==> flow/design.v <==
module Cordic #(parameter MODE = 0, STAGES = 8, WIDTH = 16, PHASE_WIDTH = 19)(
input wire                        in_clk,
input wire                        in_rst,
input wire                        in_enable,
input wire    [WIDTH-1:0]         in_x,
input wire    [WIDTH-1:0]         in_y,
input wire    [PHASE_WIDTH-1:0]   in_phase,
output wire                       out_valid,
output wire   [PHASE_WIDTH-1:0]   out_phase,
output wire   [WIDTH-1:0]         out_x,
output wire   [WIDTH-1:0]         out_y
);
localparam	ROTATIONAL = 0, 
			VECTORING  = 1;
wire signed   [WIDTH:0]         xn [STAGES:0];
wire signed   [WIDTH:0]         yn [STAGES:0];
wire signed   [PHASE_WIDTH-1:0]   zn [STAGES:0];
reg signed  [WIDTH:0]         xn_reg [STAGES:0];
reg signed  [WIDTH:0]         yn_reg [STAGES:0];
reg signed  [PHASE_WIDTH-1:0]   zn_reg [STAGES:0];
reg start;
generate
	if(MODE == ROTATIONAL) begin
reg [WIDTH-1:0] temp_x, temp_y;
reg [PHASE_WIDTH-1:0] temp_z;
always @ (posedge in_clk or negedge in_rst) 
begin
 if(!in_rst) begin
	temp_x <= 'b0;
	temp_y <= 'b0;
	temp_z <= 'b0; 
 end else if (start) begin
	temp_x <= in_x;
	temp_y <= in_y;
	temp_z <= in_phase;
	end
end
wire [PHASE_WIDTH-1:0] half_pi = 19'h19220;
wire [PHASE_WIDTH-1:0] z_limit = 19'h1b333;
reg [WIDTH-1:0] adjusted_x, adjusted_y;
reg [PHASE_WIDTH-1:0] adjusted_z;
always @ (*) 
begin
	if(temp_z[PHASE_WIDTH-1] == 1'b0 && temp_z > z_limit) begin
		adjusted_x = ~temp_y + 'b1;
		adjusted_y = temp_x;
		adjusted_z = temp_z - half_pi;
	end 
	else if(temp_z[PHASE_WIDTH-1] == 1'b1 && (~temp_z+19'b1) > z_limit) begin
		adjusted_x = temp_y;
		adjusted_y = ~temp_x + 'b1;
		adjusted_z = temp_z + half_pi;
	end 
	else begin
		adjusted_x = temp_x;
		adjusted_y = temp_y;
		adjusted_z = temp_z;
	end
end
assign xn[0] = {adjusted_x[WIDTH-1], adjusted_x};
assign yn[0] = {adjusted_y[WIDTH-1], adjusted_y};
assign zn[0] = adjusted_z;
end else if(MODE == VECTORING) begin
assign xn[0] = {in_x[WIDTH-1], in_x};
assign yn[0] = {in_y[WIDTH-1], in_y};
assign zn[0] = 'b0;
end
endgenerate
generate 
genvar i;
	if(MODE == ROTATIONAL) begin
for(i=0; i<STAGES; i=i+1) begin
  assign xn[i+1] = (zn_reg[i][PHASE_WIDTH-1] == 1'b0) ? xn_reg[i]-(yn_reg[i]>>>i)   : xn_reg[i]+(yn_reg[i]>>>i);
  assign yn[i+1] = (zn_reg[i][PHASE_WIDTH-1] == 1'b0) ? yn_reg[i]+(xn_reg[i]>>>i)   : yn_reg[i]-(xn_reg[i]>>>i);
  assign zn[i+1] = (zn_reg[i][PHASE_WIDTH-1] == 1'b0) ? zn_reg[i]-arctangent(i) : zn_reg[i]+arctangent(i);
end
end else if(MODE == VECTORING) begin
for(i=0; i<STAGES; i=i+1) begin
  assign xn[i+1] = (yn_reg[i][WIDTH] == 1'b1) ? xn_reg[i]-(yn_reg[i]>>>i)   : xn_reg[i]+(yn_reg[i]>>>i);
  assign yn[i+1] = (yn_reg[i][WIDTH] == 1'b1) ? yn_reg[i]+(xn_reg[i]>>>i)   : yn_reg[i]-(xn_reg[i]>>>i);
  assign zn[i+1] = (yn_reg[i][WIDTH] == 1'b1) ? zn_reg[i]-arctangent(i) : zn_reg[i]+arctangent(i);
end
end
endgenerate
always @ (posedge in_clk or negedge in_rst)
	if(!in_rst)
		start <= 1'b0;
	else
		start <= in_enable;
reg [STAGES+2:0] valid_reg;	
for(i=0; i<=STAGES; i=i+1) begin
  always @ (posedge in_clk or negedge in_rst)
    if(!in_rst)begin
      xn_reg[i] <= 'b0;
      yn_reg[i] <= 'b0;
      zn_reg[i] <= 'b0;    
    end
    else if(valid_reg[i+1]) begin
      xn_reg[i] <= xn[i];
      yn_reg[i] <= yn[i];
      zn_reg[i] <= zn[i];
    end
end
wire signed [15:0] k = 18'h009B7;
wire signed [31:0] scaled_x = xn_reg[STAGES] * k;
wire signed [31:0] scaled_y = yn_reg[STAGES] * k;
assign out_x = scaled_x[27:12];
assign out_y = scaled_y[27:12];
assign out_phase = zn_reg[STAGES];
always@(posedge in_clk or negedge in_rst)
begin
  if(!in_rst)
    valid_reg <= 'b0;
  else
    valid_reg <= {valid_reg[STAGES+1:0], in_enable};
end
assign out_valid = valid_reg[STAGES+2];
function [18:0] arctangent;
  input [3:0] i;
  begin
    case (i)
    0 : arctangent = 19'b000_1100100100001111;  
    1 : arctangent = 19'b000_0111011010110001;  
    2 : arctangent = 19'b000_0011111010110110;  
    3 : arctangent = 19'b000_0001111111010101;  
    4 : arctangent = 19'b000_0000111111111010;  
    5 : arctangent = 19'b000_0000011111111111;  
    6 : arctangent = 19'b000_0000001111111111;  
    7 : arctangent = 19'b000_0000000111111111;  
    8 : arctangent = 19'b000_0000000011111111;  
    9 : arctangent = 19'b000_0000000001111111;  
    10: arctangent = 19'b000_0000000000111111;  
    11: arctangent = 19'b000_0000000000011111;  
    12: arctangent = 19'b000_0000000000001111;  
    13: arctangent = 19'b000_0000000000000111;  
    14: arctangent = 19'b000_0000000000000011;  
    15: arctangent = 19'b000_0000000000000001;  
    default: arctangent = 19'b000_0000000000000000;  
    endcase
  end
endfunction
endmodule
* Step by step through the tools: Cordic
Module Cordic before and after one edit of its RTL, step after step. Lines under "before" count in the file above, lines under "after" in the edited file. "difference" is "after" less "before", of the values as shown; "rel. change" is that difference over "before", in percent. The mark n/a stands for no value.
Set-up: top module Cordic, clock port in_clk, cell library sky130hd, library corner tt_025C_1v80

* Diff
The edit as a unified diff against the file above. This change comes from a script, not from a designer. The edited design behaves differently; no optimisation was intended.
begin of diff
@@ -1,3 +1,3 @@
-module Cordic #(parameter MODE = 0, STAGES = 8, WIDTH = 16, PHASE_WIDTH = 19)(
+module Cordic #(parameter MODE = 0, STAGES = 10, WIDTH = 16, PHASE_WIDTH = 19)(
 input wire                        in_clk,
 input wire                        in_rst,
end of diff

* Word level
Counts by Yosys on the flattened word-level netlist (proc, flatten, opt, wreduce). Print and check cells are left out. Cells with the same type and inputs are merged into one.
Storage and ports:
- register bits after elaboration | before 538, after 646, difference +108, rel. change +20.07%
- bits of input ports | before 54, after 54, difference 0, rel. change 0.00%
- output and inout bits | before 52, after 52, difference 0, rel. change 0.00%
- elaborated cells | before 124, after 148, difference +24, rel. change +19.35%
Operators by class:
- add/subtract/negate cells | before 52, after 64, difference +12, rel. change +23.08%
- multipliers | before 2, after 2, difference 0, rel. change 0.00%
- magnitude comparators | before 2, after 2, difference 0, rel. change 0.00%
- multiplexer cells | before 30, after 36, difference +6, rel. change +20.00%
- bitwise logic cells | before 4, after 4, difference 0, rel. change 0.00%
- reduce/logical cells | before 2, after 2, difference 0, rel. change 0.00%
Operators by type and width:
- 17-bit 2-to-1 mux | before 16, after 20, difference +4, rel. change +25.00%
- 19-bit 2-to-1 mux | before 10, after 12, difference +2, rel. change +20.00%
- 17-bit by 8-bit adder with 17-bit output | before 0, after 2, difference +2
- 17-bit by 9-bit adder with 17-bit output | before 0, after 2, difference +2
- 17-bit by 8-bit subtractor with 17-bit output | before 0, after 2, difference +2
- 17-bit by 9-bit subtractor with 17-bit output | before 0, after 2, difference +2
- 19-bit by 7-bit adder with 19-bit output with constant B | before 0, after 1, difference +1
- 19-bit by 8-bit adder with 19-bit output with constant B | before 0, after 1, difference +1
- 19-bit by 7-bit subtractor with 19-bit output with constant B | before 0, after 1, difference +1
- 19-bit by 8-bit subtractor with 19-bit output with constant B | before 0, after 1, difference +1
- 16-bit 2-to-1 mux | before 4, after 4, difference 0, rel. change 0.00%
- 16-bit by 1-bit adder with 16-bit output with constant B | before 2, after 2, difference 0, rel. change 0.00%
- 17-bit by 10-bit adder with 17-bit output | before 2, after 2, difference 0, rel. change 0.00%
- 17-bit by 11-bit adder with 17-bit output | before 2, after 2, difference 0, rel. change 0.00%
- 17-bit by 12-bit adder with 17-bit output | before 2, after 2, difference 0, rel. change 0.00%
- 17-bit by 13-bit adder with 17-bit output | before 2, after 2, difference 0, rel. change 0.00%
- 17-bit by 14-bit adder with 17-bit output | before 2, after 2, difference 0, rel. change 0.00%
- 17-bit by 15-bit adder with 17-bit output | before 2, after 2, difference 0, rel. change 0.00%
- 17-bit by 16-bit adder with 17-bit output | before 2, after 2, difference 0, rel. change 0.00%
- 19-bit by 17-bit greater-than comparator with 1-bit output with constant B | before 2, after 2, difference 0, rel. change 0.00%
- 1-bit logical AND | before 2, after 2, difference 0, rel. change 0.00%
- 17-bit by 13-bit multiplier with 28-bit output with constant B | before 2, after 2, difference 0, rel. change 0.00%
- 16-bit NOT | before 2, after 2, difference 0, rel. change 0.00%
- 16-bit by 16-bit subtractor with 17-bit output | before 2, after 2, difference 0, rel. change 0.00%
- 17-bit by 10-bit subtractor with 17-bit output | before 2, after 2, difference 0, rel. change 0.00%
- 17-bit by 11-bit subtractor with 17-bit output | before 2, after 2, difference 0, rel. change 0.00%
- 17-bit by 12-bit subtractor with 17-bit output | before 2, after 2, difference 0, rel. change 0.00%
- 17-bit by 13-bit subtractor with 17-bit output | before 2, after 2, difference 0, rel. change 0.00%
Not every row of either side is listed.

* Depth
Yosys ltp: most cells in a row. Word level: on the elaborated netlist, between registers, memories and ports. Mapped: between sequential cells and ports; inverters and the memories' decode and read muxes count.
Depth:
- depth in word-level cells | before 6, after 6, difference 0, rel. change 0.00%
- ABC_AREA | before 0, after 0
- gate-level depth with buffers | before 21, after 21, difference 0, rel. change 0.00%
- gate-level depth less buffers | before 20, after 20, difference 0, rel. change 0.00%

* Netlist
The flow's flattened synthesis, as Yosys stat reports it; memories are mapped. The netlist is that of the ABC_AREA named above (0 if unset); the other value can give another one.
Synthesis totals:
- cells in the netlist | before 5567, after 6565, difference +998, rel. change +17.93%
- chip area (Yosys) (mm²) | before 0.0508788, after 0.0598937, difference +0.0090149, rel. change +17.72%
- flip-flop cells | before 536, after 644, difference +108, rel. change +20.15%
Cell types:
- sky130_fd_sc_hd__nor2_1 | before 363, after 552, difference +189, rel. change +52.07%
- sky130_fd_sc_hd__dfrtp_1 | before 536, after 644, difference +108, rel. change +20.15%
- sky130_fd_sc_hd__ha_1 | before 599, after 700, difference +101, rel. change +16.86%
- sky130_fd_sc_hd__a21oi_1 | before 411, after 493, difference +82, rel. change +19.95%
- sky130_fd_sc_hd__xnor2_1 | before 351, after 430, difference +79, rel. change +22.51%
- sky130_fd_sc_hd__mux2_2 | before 305, after 378, difference +73, rel. change +23.93%
- sky130_fd_sc_hd__inv_1 | before 557, after 625, difference +68, rel. change +12.21%
- sky130_fd_sc_hd__o21ai_0 | before 263, after 321, difference +58, rel. change +22.05%
- sky130_fd_sc_hd__nor3_1 | before 164, after 218, difference +54, rel. change +32.93%
- sky130_fd_sc_hd__nand3_1 | before 97, after 137, difference +40, rel. change +41.24%
- sky130_fd_sc_hd__nand2b_1 | before 32, after 57, difference +25, rel. change +78.12%
- sky130_fd_sc_hd__o21a_1 | before 54, after 78, difference +24, rel. change +44.44%
- sky130_fd_sc_hd__nand2_1 | before 315, after 292, difference -23, rel. change -7.30%
- sky130_fd_sc_hd__a211oi_1 | before 61, after 41, difference -20, rel. change -32.79%
- sky130_fd_sc_hd__o21bai_1 | before 38, after 55, difference +17, rel. change +44.74%
- sky130_fd_sc_hd__or3_1 | before 72, after 56, difference -16, rel. change -22.22%
- sky130_fd_sc_hd__xor2_1 | before 169, after 183, difference +14, rel. change +8.28%
- sky130_fd_sc_hd__o22ai_1 | before 10, after 24, difference +14, rel. change +140.00%
Not every row of either side is listed.

* Timing after synthesis
Source: OpenSTA report_checks on the synthesized netlist (no wires, ideal clock, input and output delay 20% of the period each), path of least setup slack; recovery checks are left aside. Register names are those of the netlist, which keeps one name where synthesis merged equal registers.
Path after synthesis:
- path kind | before register -> output, after register -> output
- start point | before reg xn_reg[8][7], after reg yn_reg[10][6]
- end point | before out out_x[15], after out out_y[14]
- clock period (ps) | before 9000, after 9000, difference 0, rel. change 0.00%
- output delay (ps) | before 1800, after 1800, difference 0, rel. change 0.00%
- arrival time (ps) | before 5922, after 5218, difference -704, rel. change -11.89%
- path slack (ps) | before 1278, after 1982, difference +704
- path delay (ps) | before 5922, after 5218, difference -704, rel. change -11.89%
- driving pins on the path | before 22, after 20, difference -2, rel. change -9.09%
- buffers on the path | before 1, after 1, difference 0, rel. change 0.00%
- synthesis period reached (ps) | before 7722, after 7018, difference -704, rel. change -9.12%
"path delay" = arrival - input delay + setup time. At an output port there is no setup time. "driving pins on the path": output pins that drive a net of the path, with the launching flip-flop's if there is one; two outputs of one cell count as two. "synthesis period reached" = period - worst setup slack (recovery checks aside). The figure is calculated, with input and output delays left at 20% of the set period. Between the ends stands the longest chain of elaborated cells between them, by number of cells; it is not shown to be the way that was timed. Of several equally long chains one is given. A line is the first line of the expression or statement that the cell stems from. Yosys adds cells for indexed reads and writes and turns some case tables into memories.
Between the ends, after synthesis, before: cell sequence sky130_fd_sc_hd__dfrtp_1 > sky130_fd_sc_hd__ha_1 > sky130_fd_sc_hd__inv_1 > sky130_fd_sc_hd__fa_1 > sky130_fd_sc_hd__fa_1 > sky130_fd_sc_hd__inv_1 > sky130_fd_sc_hd__fa_1 > sky130_fd_sc_hd__inv_1 > sky130_fd_sc_hd__fa_1 > sky130_fd_sc_hd__inv_1 > sky130_fd_sc_hd__ha_1 > sky130_fd_sc_hd__a2111oi_2 > sky130_fd_sc_hd__o21ai_1 > sky130_fd_sc_hd__o21a_1 > sky130_fd_sc_hd__a311o_1 > sky130_fd_sc_hd__o31a_1 > sky130_fd_sc_hd__and4_1 > sky130_fd_sc_hd__or4_4 > sky130_fd_sc_hd__a41o_1 > sky130_fd_sc_hd__o41ai_2 > sky130_fd_sc_hd__xor2_1 > sky130_fd_sc_hd__buf_4, length of the longest elaborated chain 1
RTL lines, path after synthesis, before:
- from (decl) | RTL line 18 | reg signed  [WIDTH:0]         xn_reg [STAGES:0];
- from (assign) | RTL line 94 | xn_reg[i] <= 'b0;
- from (assign) | RTL line 99 | xn_reg[i] <= xn[i];
- 17-bit by 13-bit multiplier with 28-bit output | RTL line 105 | wire signed [31:0] scaled_x = xn_reg[STAGES] * k;
- to (decl) | RTL line 10 | output wire   [WIDTH-1:0]         out_x,
Some nets on the timed path still bear RTL names; the line given drives or declares the net.
Named nets, after synthesis, before (RTL line):
- scaled_x[27] | 105
Between the ends, after synthesis, after: cell sequence sky130_fd_sc_hd__dfrtp_1 > sky130_fd_sc_hd__ha_1 > sky130_fd_sc_hd__inv_1 > sky130_fd_sc_hd__fa_1 > sky130_fd_sc_hd__fa_1 > sky130_fd_sc_hd__fa_1 > sky130_fd_sc_hd__inv_1 > sky130_fd_sc_hd__fa_1 > sky130_fd_sc_hd__ha_1 > sky130_fd_sc_hd__a2111oi_0 > sky130_fd_sc_hd__o21ai_0 > sky130_fd_sc_hd__o2111ai_1 > sky130_fd_sc_hd__a21boi_0 > sky130_fd_sc_hd__a311o_1 > sky130_fd_sc_hd__o22a_1 > sky130_fd_sc_hd__a41oi_1 > sky130_fd_sc_hd__nor2b_1 > sky130_fd_sc_hd__o21ai_0 > sky130_fd_sc_hd__xor2_1 > sky130_fd_sc_hd__buf_4, length of the longest elaborated chain 1
RTL lines, path after synthesis, after:
- from (decl) | RTL line 19 | reg signed  [WIDTH:0]         yn_reg [STAGES:0];
- from (assign) | RTL line 95 | yn_reg[i] <= 'b0;
- from (assign) | RTL line 100 | yn_reg[i] <= yn[i];
- 17-bit by 13-bit multiplier with 28-bit output | RTL line 106 | wire signed [31:0] scaled_y = yn_reg[STAGES] * k;
- to (decl) | RTL line 11 | output wire   [WIDTH-1:0]         out_y
Named nets, after synthesis, after (RTL line):
- scaled_y[26] | 106

* Worst path after layout
From the final timing report of the runs of set A: the path of least setup slack in the routed layout; clock arrival at registers is part of the times. The path's times are printed in steps of 10 ps; the period is the one set.
Path post-layout:
- path kind | before register -> output, after register -> output
- start point | before reg xn_reg[8][8], after reg yn_reg[10][5]
- end point | before out out_x[14], after out out_y[12]
- clock period (ps) | before 9000, after 9000, difference 0, rel. change 0.00%
- output delay (ps) | before 1800, after 1800, difference 0, rel. change 0.00%
- arrival time (ps) | before 6930, after 6600, difference -330, rel. change -4.76%
- path slack (ps) | before 270, after 600, difference +330
- driving pins on the path | before 20, after 20, difference 0, rel. change 0.00%
- buffers on the path | before 1, after 1, difference 0, rel. change 0.00%
Between the ends stands the longest chain of elaborated cells between them, by number of cells; it is not shown to be the way that was timed. Of several equally long chains one is given.
Between the ends, post-layout, before: cell sequence sky130_fd_sc_hd__dfrtp_2 > sky130_fd_sc_hd__ha_1 > sky130_fd_sc_hd__inv_1 > sky130_fd_sc_hd__fa_1 > sky130_fd_sc_hd__inv_1 > sky130_fd_sc_hd__fa_1 > sky130_fd_sc_hd__fa_1 > sky130_fd_sc_hd__fa_1 > sky130_fd_sc_hd__ha_1 > sky130_fd_sc_hd__a2111oi_2 > sky130_fd_sc_hd__o21ai_1 > sky130_fd_sc_hd__o21a_1 > sky130_fd_sc_hd__a311o_1 > sky130_fd_sc_hd__o31a_1 > sky130_fd_sc_hd__and4_1 > sky130_fd_sc_hd__or4_4 > sky130_fd_sc_hd__a41o_4 > sky130_fd_sc_hd__o22a_1 > sky130_fd_sc_hd__xor2_1 > sky130_fd_sc_hd__dlygate4sd2_1, length of the longest elaborated chain 1
RTL lines, path post-layout, before:
- from (decl) | RTL line 18 | reg signed  [WIDTH:0]         xn_reg [STAGES:0];
- from (assign) | RTL line 94 | xn_reg[i] <= 'b0;
- from (assign) | RTL line 99 | xn_reg[i] <= xn[i];
- 17-bit by 13-bit multiplier with 28-bit output | RTL line 105 | wire signed [31:0] scaled_x = xn_reg[STAGES] * k;
- to (decl) | RTL line 10 | output wire   [WIDTH-1:0]         out_x,
Between the ends, post-layout, after: cell sequence sky130_fd_sc_hd__dfrtp_1 > sky130_fd_sc_hd__ha_1 > sky130_fd_sc_hd__inv_1 > sky130_fd_sc_hd__fa_1 > sky130_fd_sc_hd__fa_1 > sky130_fd_sc_hd__fa_1 > sky130_fd_sc_hd__inv_1 > sky130_fd_sc_hd__fa_1 > sky130_fd_sc_hd__ha_1 > sky130_fd_sc_hd__a2111oi_1 > sky130_fd_sc_hd__o21ai_0 > sky130_fd_sc_hd__o2111ai_1 > sky130_fd_sc_hd__a21boi_1 > sky130_fd_sc_hd__a311o_1 > sky130_fd_sc_hd__o22a_1 > sky130_fd_sc_hd__a41oi_2 > sky130_fd_sc_hd__o21ai_0 > sky130_fd_sc_hd__a21oi_1 > sky130_fd_sc_hd__xnor2_1 > sky130_fd_sc_hd__clkdlybuf4s50_1, length of the longest elaborated chain 1
RTL lines, path post-layout, after:
- from (decl) | RTL line 19 | reg signed  [WIDTH:0]         yn_reg [STAGES:0];
- from (assign) | RTL line 95 | yn_reg[i] <= 'b0;
- from (assign) | RTL line 100 | yn_reg[i] <= yn[i];
- 17-bit by 13-bit multiplier with 28-bit output | RTL line 106 | wire signed [31:0] scaled_y = yn_reg[STAGES] * k;
- to (decl) | RTL line 11 | output wire   [WIDTH-1:0]         out_y

* Measured runs
Both versions went through the flow (Yosys, OpenROAD) with the same settings in each pair. Constraints: input delay and output delay 20% of the set period each, output load 0.01 pF.
Settings, set A: CORE_UTILIZATION 40, period_ns 9.0, CAP_MARGIN 20, CORE_MARGIN 2, SLEW_MARGIN 20
Results, set A:
- synthesis area (mm²) | before 0.0508788, after 0.0598937, difference +0.0090149, rel. change +17.72%
- overall die area (mm²) | before 0.130065, after 0.152846, difference +0.022781, rel. change +17.52%
- standard-cell area after layout (mm²) | before 0.0557973, after 0.0653402, difference +0.0095429, rel. change +17.10%
- utilization after routing (%) | before 44.3, after 44.1, difference -0.2
- lowest setup slack (ps) | before 273, after 597, difference +324
- total negative slack (ps) | before 0, after 0, difference 0
- worst-case hold slack (ps) | before 479, after 497, difference +18
- reached clock period (ps) | before 8727, after 8403, difference -324, rel. change -3.71%
Settings, set B: CAP_MARGIN 35, CORE_ASPECT_RATIO 0.52, CORE_MARGIN 3, CORE_UTILIZATION 36, GPL_TIMING_DRIVEN 0, MAX_ROUTING_LAYER met4, PLACE_DENSITY_LB_ADDON 0.0, SETUP_SLACK_MARGIN 4.41, SLEW_MARGIN 40, TNS_END_PERCENT 20, period_ns 14.8
Results, set B:
- synthesis area (mm²) | before 0.0508788, after 0.0598937, difference +0.0090149, rel. change +17.72%
- overall die area (mm²) | before 0.146122, after 0.171565, difference +0.025443, rel. change +17.41%
- standard-cell area after layout (mm²) | before 0.0569784, after 0.0665789, difference +0.0096005, rel. change +16.85%
- utilization after routing (%) | before 41.0, after 40.5, difference -0.5
- lowest setup slack (ps) | before 4509, after 4780, difference +271
- total negative slack (ps) | before 0, after 0, difference 0
- worst-case hold slack (ps) | before 385, after 372, difference -13
- reached clock period (ps) | before 10291, after 10020, difference -271, rel. change -2.63%
By "reached clock period" is meant the clock period of the run minus its worst setup slack. This is arithmetic on one report: input and output delays are still those of the set period (20% each).
